==> flow/design.v <==
module fir #(
    parameter TAPS = 32,
    parameter DECIMATION = 8,
    parameter DATA_SIZE = 32,
    parameter [TAPS*DATA_SIZE-1:0] GLOBAL_COEFF = '0,
    parameter UNROLL = 16
) (
    input   logic clock,
    input   logic reset,
    input   logic [DATA_SIZE-1:0] x_in,   
    output   logic x_rd_en,
    input  logic x_empty,
    output  logic y_wr_en,
    input   logic y_out_full,
    output  logic [DATA_SIZE-1:0] y_out 
);
typedef enum logic[2:0] {
    INIT, 
    COMPUTE, 
    WRITE
} state_t;
state_t state, next_state;
logic [0:TAPS-1] [DATA_SIZE-1:0] shift_reg;
logic [0:TAPS-1][DATA_SIZE-1:0] shift_reg_c;
logic [$clog2(DECIMATION)-1:0] decimation_counter, decimation_counter_c;
logic [$clog2(TAPS)-1:0] taps_counter, taps_counter_c;
logic [0:UNROLL-1][DATA_SIZE-1:0] tap_value, tap_value_c;
logic signed [0:UNROLL-1][DATA_SIZE-1:0] product, product_c;
logic [0:UNROLL-1][DATA_SIZE-1:0] y_sum, y_sum_c; 
logic last_cycle, last_cycle_c;
logic [$clog2(TAPS)-1:0] coefficient_counter, coefficient_counter_c;
logic [DATA_SIZE-1:0] total_sum;
logic [0:TAPS-1][DATA_SIZE-1:0] coeff;
assign coeff = GLOBAL_COEFF;
function logic signed [DATA_SIZE-1:0] DEQUANTIZE(logic signed [DATA_SIZE-1:0] val);
    if (val < 0) begin
        DEQUANTIZE = DATA_SIZE'(-(-val >>> 10));
    end else begin
        DEQUANTIZE = DATA_SIZE'(val >>> 10);
    end
endfunction
always_ff @(posedge clock or posedge reset) begin
    if (reset == 1'b1) begin
        state <= INIT;       
        product <= '0;
        last_cycle <= '0;
        coefficient_counter <= '0;
        taps_counter <= '0;        
        decimation_counter <= '0;       
        y_sum <= '0;
        tap_value <= '0;
        shift_reg <= '0;
    end else begin
        taps_counter <= taps_counter_c;
        coefficient_counter <= coefficient_counter_c;
        shift_reg <= shift_reg_c;
        state <= next_state;  
        y_sum <= y_sum_c;
        tap_value <= tap_value_c;
        product <= product_c;
        last_cycle <= last_cycle_c;        
        decimation_counter <= decimation_counter_c;
    end
end
always_comb begin
    next_state = state;
    x_rd_en = 1'b0;
    y_wr_en = 1'b0;
    decimation_counter_c = decimation_counter;
    shift_reg_c = shift_reg;
    taps_counter_c = taps_counter;
    y_sum_c = y_sum;
    tap_value_c = tap_value;
    product_c = product;
    last_cycle_c = last_cycle;
    coefficient_counter_c = coefficient_counter;
    total_sum = '0;
    y_out = '0;
    case(state)
        INIT: begin
            if (x_empty == 1'b0) begin
                x_rd_en = 1'b1;
                shift_reg_c[1:TAPS-1] = shift_reg[0:TAPS-2];
                shift_reg_c[0] = x_in;
                decimation_counter_c = decimation_counter + 1'b1;
                if (decimation_counter == DECIMATION - 1) begin
                    next_state = COMPUTE;
                    for (int i = 0; i < UNROLL; i++) begin
                        tap_value_c[i] = shift_reg_c[i];
                    end  
                    taps_counter_c = taps_counter + UNROLL;
                end else begin
                    next_state = INIT;
                end
            end
        end
        COMPUTE: begin
            if (last_cycle == 1'b0) begin
                for (int i = 0; i < UNROLL; i++) begin 
                    product_c[i] = $signed(tap_value[i]) * $signed(coeff[TAPS-coefficient_counter-i-1]);
                end
                if (taps_counter != UNROLL) begin
                    for (int i = 0; i < UNROLL; i++) begin
                        y_sum_c[i] = $signed(y_sum[i]) + DEQUANTIZE(product[i]);
                    end
                end
                taps_counter_c = taps_counter + UNROLL;
                coefficient_counter_c = coefficient_counter + UNROLL;
                for (int i = 0; i < UNROLL; i++)
                    tap_value_c[i] = shift_reg[taps_counter+i];
                if (taps_counter == 0) begin
                    last_cycle_c = 1'b1;
                end
            end else begin
                for (int i = 0; i < UNROLL; i++) begin
                    y_sum_c[i] = $signed(y_sum[i]) + DEQUANTIZE(product[i]);
                end  
                last_cycle_c = 1'b0;
                next_state = WRITE;
            end            
        end
        WRITE: begin
            if (y_out_full == 1'b0) begin
                y_wr_en = 1'b1;
                total_sum = '0;
                for (int i = 0; i < UNROLL; i++) begin
                    total_sum = $signed(total_sum) + $signed(y_sum[i]);
                end
                y_out = total_sum;
                taps_counter_c = '0;
                coefficient_counter_c = '0;
                decimation_counter_c = '0;
                y_sum_c = '0;
                next_state = INIT;
            end
        end
        default: begin
            next_state = INIT;
            x_rd_en = 1'bx;
            y_wr_en = 1'bx;
            y_out = 'x;
            decimation_counter_c = 'x;
            taps_counter_c = 'x;
            y_sum_c = 'x;
            shift_reg_c = 'x;
            product_c = 'x;
            last_cycle_c = 'x;
            coefficient_counter_c = 'x;
            tap_value_c = 'x;
        end
    endcase
end
endmodule
module fm_lpr_fir (
    input  logic        clock,
    input  logic        reset,
    input  logic [31:0] x_in,
    output logic        x_rd_en,
    input  logic        x_empty,
    output logic [31:0] y_out,
    input  logic        y_out_full,
    output logic        y_wr_en
);
localparam AUDIO_LPR_COEFF_TAPS = 32;
localparam [AUDIO_LPR_COEFF_TAPS*32-1:0] AUDIO_LPR_COEFFS = {
    32'hfffffffd, 32'hfffffffa, 32'hfffffff4, 32'hffffffed, 32'hffffffe5, 32'hffffffdf, 32'hffffffe2, 32'hfffffff3,
    32'h00000015, 32'h0000004e, 32'h0000009b, 32'h000000f9, 32'h0000015d, 32'h000001be, 32'h0000020e, 32'h00000243,
    32'h00000243, 32'h0000020e, 32'h000001be, 32'h0000015d, 32'h000000f9, 32'h0000009b, 32'h0000004e, 32'h00000015,
    32'hfffffff3, 32'hffffffe2, 32'hffffffdf, 32'hffffffe5, 32'hffffffed, 32'hfffffff4, 32'hfffffffa, 32'hfffffffd
};
fir #(
    .TAPS(AUDIO_LPR_COEFF_TAPS),
    .DECIMATION(8),
    .DATA_SIZE(32),
    .GLOBAL_COEFF(AUDIO_LPR_COEFFS),
    .UNROLL(4)
) fir_lpr_inst (
    .clock(clock),
    .reset(reset),
    .x_in(x_in),
    .x_rd_en(x_rd_en),
    .x_empty(x_empty),
    .y_out(y_out),
    .y_out_full(y_out_full),
    .y_wr_en(y_wr_en)
);
endmodule
Reports on fm_lpr_fir --
Tool output for the design above, in the order of the flow. Line numbers count from 1 in the design file above. Library cell names are shortened. Not given: --
Design: design top fm_lpr_fir, clock port clock, standard-cell library sky130hd, corner tt_025C_1v80

Word level --
Counts by Yosys on the flattened word-level netlist (proc, flatten, opt, wreduce; memories kept). Register bits leave out memories and registers merged into their read ports (data or address). Print and check cells are left out. Cells with the same type and inputs are merged into one.
Storage and ports: clocked read ports x word width 0, output and inout bits 34, latch bits 0, RAM bits 0, memory bits (read-only) 0, bits of input ports 36, memories 0, bits in registers 1425
Cells by class: multipliers 4, bitwise gates (word level) 5, shift-type cells 8, $lt $le $gt $ge 4, reductions and logical operators 13, equality and inequality tests 10, muxes and demuxes 75, $add $sub $neg 40, div/mod/pow operators 0
Operator list (number):
- 1024-bit by 32-bit indexed select with 32-bit output | 4
- 1024-bit by 32-bit indexed select with 32-bit output with constant A | 4
- 32-bit by 32-bit multiplier with 32-bit output | 4
- 32-bit 2-to-1 mux | 46
- 1024-bit 2-to-1 mux | 1
- 992-bit 2-to-1 mux | 1
- 128-bit case mux with 2-bit select | 2
- 128-bit 2-to-1 mux | 3
- 32-bit adder | 11
- 5-bit by 27-bit subtractor with 27-bit output with constant A | 7
- 22-bit negator with 32-bit output | 4
- 32-bit by 1-bit < comparator with 1-bit output with constant B | 4
- 32-bit negator | 4
- 27-bit by 1-bit subtractor with 27-bit output with constant B | 4
- 32-bit case mux with 2-bit select | 1
- 27-bit by 2-bit subtractor with 27-bit output with constant B | 2
- 5-bit 2-to-1 mux | 5
- 5-bit case mux with 3-bit select | 1
- 3-bit AND reduction | 4
- 5-bit by 2-bit adder with 6-bit output with constant B | 2
- 3-bit 2-to-1 mux | 4
- 5-bit by 3-bit adder with 5-bit output with constant B | 2
- 5-bit case mux with 2-bit select | 1
- 3-bit case mux with 3-bit select | 1
- 4-bit AND reduction | 2
- 6-bit by 5-bit subtractor with 7-bit output with constant A | 1
- 2-bit != test with constant B | 3
- 2-bit OR reduction | 3
Other operator kinds: 16; their cells: 28.

Longest topological paths --
Depth = most cells in a row (Yosys ltp): at word level without a register or memory, in the mapped netlist without a sequential cell, where the memories' decode and read muxes count.
Depth: depth in word-level cells 10, ABC_AREA 0, mapped depth 41, gate-level depth less buffers 37

Mapped cells and area --
Yosys stat after the flow's synthesis: flattened, memories mapped to cells. It holds for the ABC_AREA given above (unset counts as 0); a run with the other value may have another netlist.
Cells by type:
- dfrtp_1 | number 1420, area in all 3.55E+04 µm²
- fa_1 | number 1496, area in all 2.99E+04 µm²
- nand2_1 | number 4443, area in all 1.67E+04 µm²
- ha_1 | number 737, area in all 9.22E+03 µm²
- inv_1 | number 1834, area in all 6.88E+03 µm²
- mux4_2 | number 256, area in all 5765.53 µm²
- and2_1 | number 550, area in all 3440.8 µm²
- xnor2_1 | number 343, area in all 3E+03 µm²
- clkbuf_1 | number 616, area in all 2.31E+03 µm²
- o21ai_0 | number 456, area in all 2.28E+03 µm²
- a21oi_1 | number 454, area in all 2.27E+03 µm²
- xor2_1 | number 171, area in all 1.5E+03 µm²
- nor2_1 | number 265, area in all 994.704 µm²
- a21o_1 | number 85, area in all 638.112 µm²
- mux2i_1 | number 46, area in all 460.442 µm²
- nand3_1 | number 88, area in all 440.422 µm²
- nor2b_1 | number 69, area in all 431.664 µm²
- and3_1 | number 64, area in all 400.384 µm²
Not listed: further types 83, cells in them 713.
Synthesis totals: mapped flip-flops 1421, synthesis area 127343.4 µm², mapped cells 14106, buffers 698
The figures by module come from a second, unflattened synthesis with its own total; it is not the netlist above.
Unflattened totals: cells (unflattened synthesis) 13993, area total of the unflattened synthesis 126422.5 µm²
Rows give one instance, submodules left out.
By module:
- fir | times used 1, cells 13993, area 126422.5 µm²
- fm_lpr_fir | times used 1, cells 0, area 0.0 µm²

Path before layout --
Source: OpenSTA report_checks on the synthesized netlist (no wires, ideal clock, input and output delay 20% of the period each), path of least setup slack; recovery checks are left aside. Register names are those of the netlist, which keeps one name where synthesis merged equal registers.
Timing path after synthesis: kind reg2reg, from register fir_lpr_inst.coefficient_counter[2], to register (no name shown), stages on the path 40, slack 1804 ps, period 12000 ps, data required time 11867 ps, delay of the path 10195 ps, setup time 133 ps, arrival time 10062 ps, synthesis period reached 10196 ps
"delay of the path" = arrival - input delay + setup time. "stages on the path": output pins that drive a net of the path, with the launching flip-flop's if there is one; two outputs of one cell count as two. "synthesis period reached" is the clock period less the worst setup slack; recovery checks do not enter. This is arithmetic on one report: input and output delays are still those of the set period (20% each). The rows between start and end are the longest chain of elaborated cells between them; the timing report does not say that the signal goes this way. Where chains are equally long, one stands for them. Each line given opens the expression or statement behind the cell; cells for indexed reads and writes are added by Yosys, which also makes memories of some case tables.
On the way, after synthesis: path through dfrtp_1 clkbuf_1 inv_1 clkbuf_1 ha_1 inv_1 ha_1 clkbuf_1 xor3_1 clkbuf_1 a221oi_1 a21boi_0 clkbuf_1 clkbuf_1 nand2_1 fa_1 inv_1 fa_1 [... 4 more ...] inv_1 fa_1 fa_1 inv_1 fa_1 inv_1 ha_1 clkbuf_1 a21o_1 a21o_1 a21oi_1 nand2_1 o211ai_1 a31oi_1 a211o_1 a21oi_1 xnor2_1 o21ai_0, length of the longest elaborated chain 8, elaborated cells between the ends (all ways) 8, source lines of those cells 3, those cells by class 4 x add/sub; 1 x mul; 1 x shift; 2 x mux
Ends and longest elaborated chain, after synthesis:
- start, declared | line 31 | logic [$clog2(TAPS)-1:0] coefficient_counter, coefficient_counter_c;
- start, assigned | line 47 | coefficient_counter <= '0;
- start, assigned | line 55 | coefficient_counter <= coefficient_counter_c;
- 6-bit by 5-bit subtractor with 7-bit output | line 100
- 27-bit by 2-bit subtractor with 27-bit output | line 100
- 27-bit by 1-bit subtractor with 27-bit output | line 100
- 5-bit by 27-bit subtractor with 27-bit output | line 100
- 1024-bit by 32-bit indexed select with 32-bit output | line 100
- 32-bit by 32-bit multiplier with 32-bit output | line 100
- 32-bit 2-to-1 mux | line 98 | if (last_cycle == 1'b0) begin
- 128-bit 2-to-1 mux | line 79 | case(state)
- end, assigned | line 45
- end, assigned | line 60
- end, declared | line 28

Worst path after layout --
Path of least setup slack in the final report of run 1 (OpenROAD, finished layout, wires in). Where an end is a register, its clock arrival counts in the times. The report prints the path's times to 10 ps; the period is as set.
Timing path after layout: kind reg2reg, from register fir_lpr_inst.coefficient_counter[3], to register (no name shown), stages on the path 37, slack 760 ps, period 10700 ps, setup time 150 ps, data required time 11350 ps, arrival time 10590 ps
The rows between start and end are the longest chain of elaborated cells between them; the timing report does not say that the signal goes this way. Where chains are equally long, one stands for them.
On the way, after layout: path through dfrtp_2 inv_1 ha_1 inv_1 ha_1 inv_1 xnor2_1 buf_4 nand2_1 a21oi_1 a21oi_2 a21boi_1 buf_4 nand2_1 fa_1 fa_1 fa_1 fa_1 fa_1 inv_1 ha_1 fa_1 inv_1 fa_1 inv_1 ha_1 a21oi_1 o21bai_1 nand2_1 nand2_1 a221o_1 a211oi_1 nor3_1 nor3_1 a21oi_1 xnor2_1 o21ai_0, length of the longest elaborated chain 7, elaborated cells between the ends (all ways) 7, source lines of those cells 3, those cells by class 3 x add/sub; 1 x mul; 1 x shift; 2 x mux
Ends and longest elaborated chain, after layout:
- start, declared | line 31 | logic [$clog2(TAPS)-1:0] coefficient_counter, coefficient_counter_c;
- start, assigned | line 47 | coefficient_counter <= '0;
- start, assigned | line 55 | coefficient_counter <= coefficient_counter_c;
- 6-bit by 5-bit subtractor with 7-bit output | line 100
- 27-bit by 1-bit subtractor with 27-bit output | line 100
- 5-bit by 27-bit subtractor with 27-bit output | line 100
- 1024-bit by 32-bit indexed select with 32-bit output | line 100
- 32-bit by 32-bit multiplier with 32-bit output | line 100
- 32-bit 2-to-1 mux | line 98 | if (last_cycle == 1'b0) begin
- 128-bit 2-to-1 mux | line 79 | case(state)
- end, assigned | line 45
- end, assigned | line 60
- end, declared | line 28

Add stored flow runs of fm_lpr_fir

Settings and measured results of 6 stored flow runs for module fm_lpr_fir (sky130hd), not sorted in any way. The constraints put input and output delay at 20% of the set period each and load the outputs with 0.01 pF.
"achieved clock period" = clock period - worst setup slack. The figure is calculated, with input and output delays left at 20% of the set period.
By "worst setup path time" is meant the share of the clock period that the worst setup path is allowed (20% is reserved at inputs, 20% at outputs), minus its slack. Clock arrival times at its registers enter into it.
"worst setup path time" is given in steps of 10 ps.
[run 1] settings: CORE_UTILIZATION=40, period_ns=10.7, CAP_MARGIN=20, CORE_MARGIN=2, SLEW_MARGIN=20
[run 1] result: chip area after synthesis (Yosys) 127343.4 µm², die area 322885.0 µm², standard-cell area of the final layout 137821.0 µm², utilization 43.4 %, worst setup slack after layout 759 ps, total negative slack 0 ps, worst hold slack 422 ps, achieved clock period 9941 ps, worst setup path time 9940 ps, worst setup path kind reg2reg
[run 2] settings: CELL_PAD_IN_SITES_DETAIL_PLACEMENT=2, CELL_PAD_IN_SITES_GLOBAL_PLACEMENT=2, CORE_ASPECT_RATIO=1.69, CORE_MARGIN=10, CORE_UTILIZATION=71, CTS_CLUSTER_DIAMETER=167, GPL_ROUTABILITY_DRIVEN=1, GPL_TIMING_DRIVEN=0, MAX_ROUTING_LAYER=met4, MIN_ROUTING_LAYER=met1, SETUP_SLACK_MARGIN=0.18, SLEW_MARGIN=15, period_ns=12.0, CAP_MARGIN=20
[run 2] result: did not finish, placement stopped with GPL-0301
[run 3] settings: CORE_UTILIZATION=40, period_ns=11.1, CAP_MARGIN=20, CORE_MARGIN=2, SLEW_MARGIN=20
[run 3] result: chip area after synthesis (Yosys) 127343.4 µm², die area 322885.0 µm², standard-cell area of the final layout 137800.0 µm², utilization 43.4 %, worst setup slack after layout 702 ps, total negative slack 0 ps, worst hold slack 416 ps, achieved clock period 10398 ps, worst setup path time 10400 ps, worst setup path kind reg2reg
[run 4] settings: CORE_UTILIZATION=40, period_ns=12.0, CAP_MARGIN=20, CORE_MARGIN=2, SLEW_MARGIN=20
[run 4] result: chip area after synthesis (Yosys) 127343.4 µm², die area 322885.0 µm², standard-cell area of the final layout 137880.0 µm², utilization 43.5 %, worst setup slack after layout 1089 ps, total negative slack 0 ps, worst hold slack 448 ps, achieved clock period 10911 ps, worst setup path time 10910 ps, worst setup path kind reg2reg
[run 5] settings: CAP_MARGIN=20, CORE_ASPECT_RATIO=0.53, CORE_UTILIZATION=15, CTS_CLUSTER_SIZE=38, SETUP_SLACK_MARGIN=-1.03, period_ns=17.7, CORE_MARGIN=2, SLEW_MARGIN=20
[run 5] result: chip area after synthesis (Yosys) 127343.4 µm², die area 856718.0 µm², standard-cell area of the final layout 145487.0 µm², utilization 17.2 %, worst setup slack after layout 5470 ps, total negative slack 0 ps, worst hold slack 414 ps, achieved clock period 12230 ps, worst setup path time 12230 ps, worst setup path kind reg2reg
[run 6] settings: ABC_AREA=1, CELL_PAD_IN_SITES_DETAIL_PLACEMENT=0, CORE_UTILIZATION=25, CTS_CLUSTER_SIZE=98, GPL_ROUTABILITY_DRIVEN=1, PLACE_DENSITY=0.41, SETUP_SLACK_MARGIN=1.5, TNS_END_PERCENT=30, period_ns=12.0, CAP_MARGIN=20, CORE_MARGIN=2, SLEW_MARGIN=20
[run 6] result: chip area after synthesis (Yosys) 128508.2 µm², die area 519783.0 µm², standard-cell area of the final layout 142946.0 µm², utilization 27.9 %, worst setup slack after layout 1964 ps, total negative slack 0 ps, worst hold slack 475 ps, achieved clock period 10036 ps, worst setup path time 10040 ps, worst setup path kind reg2reg
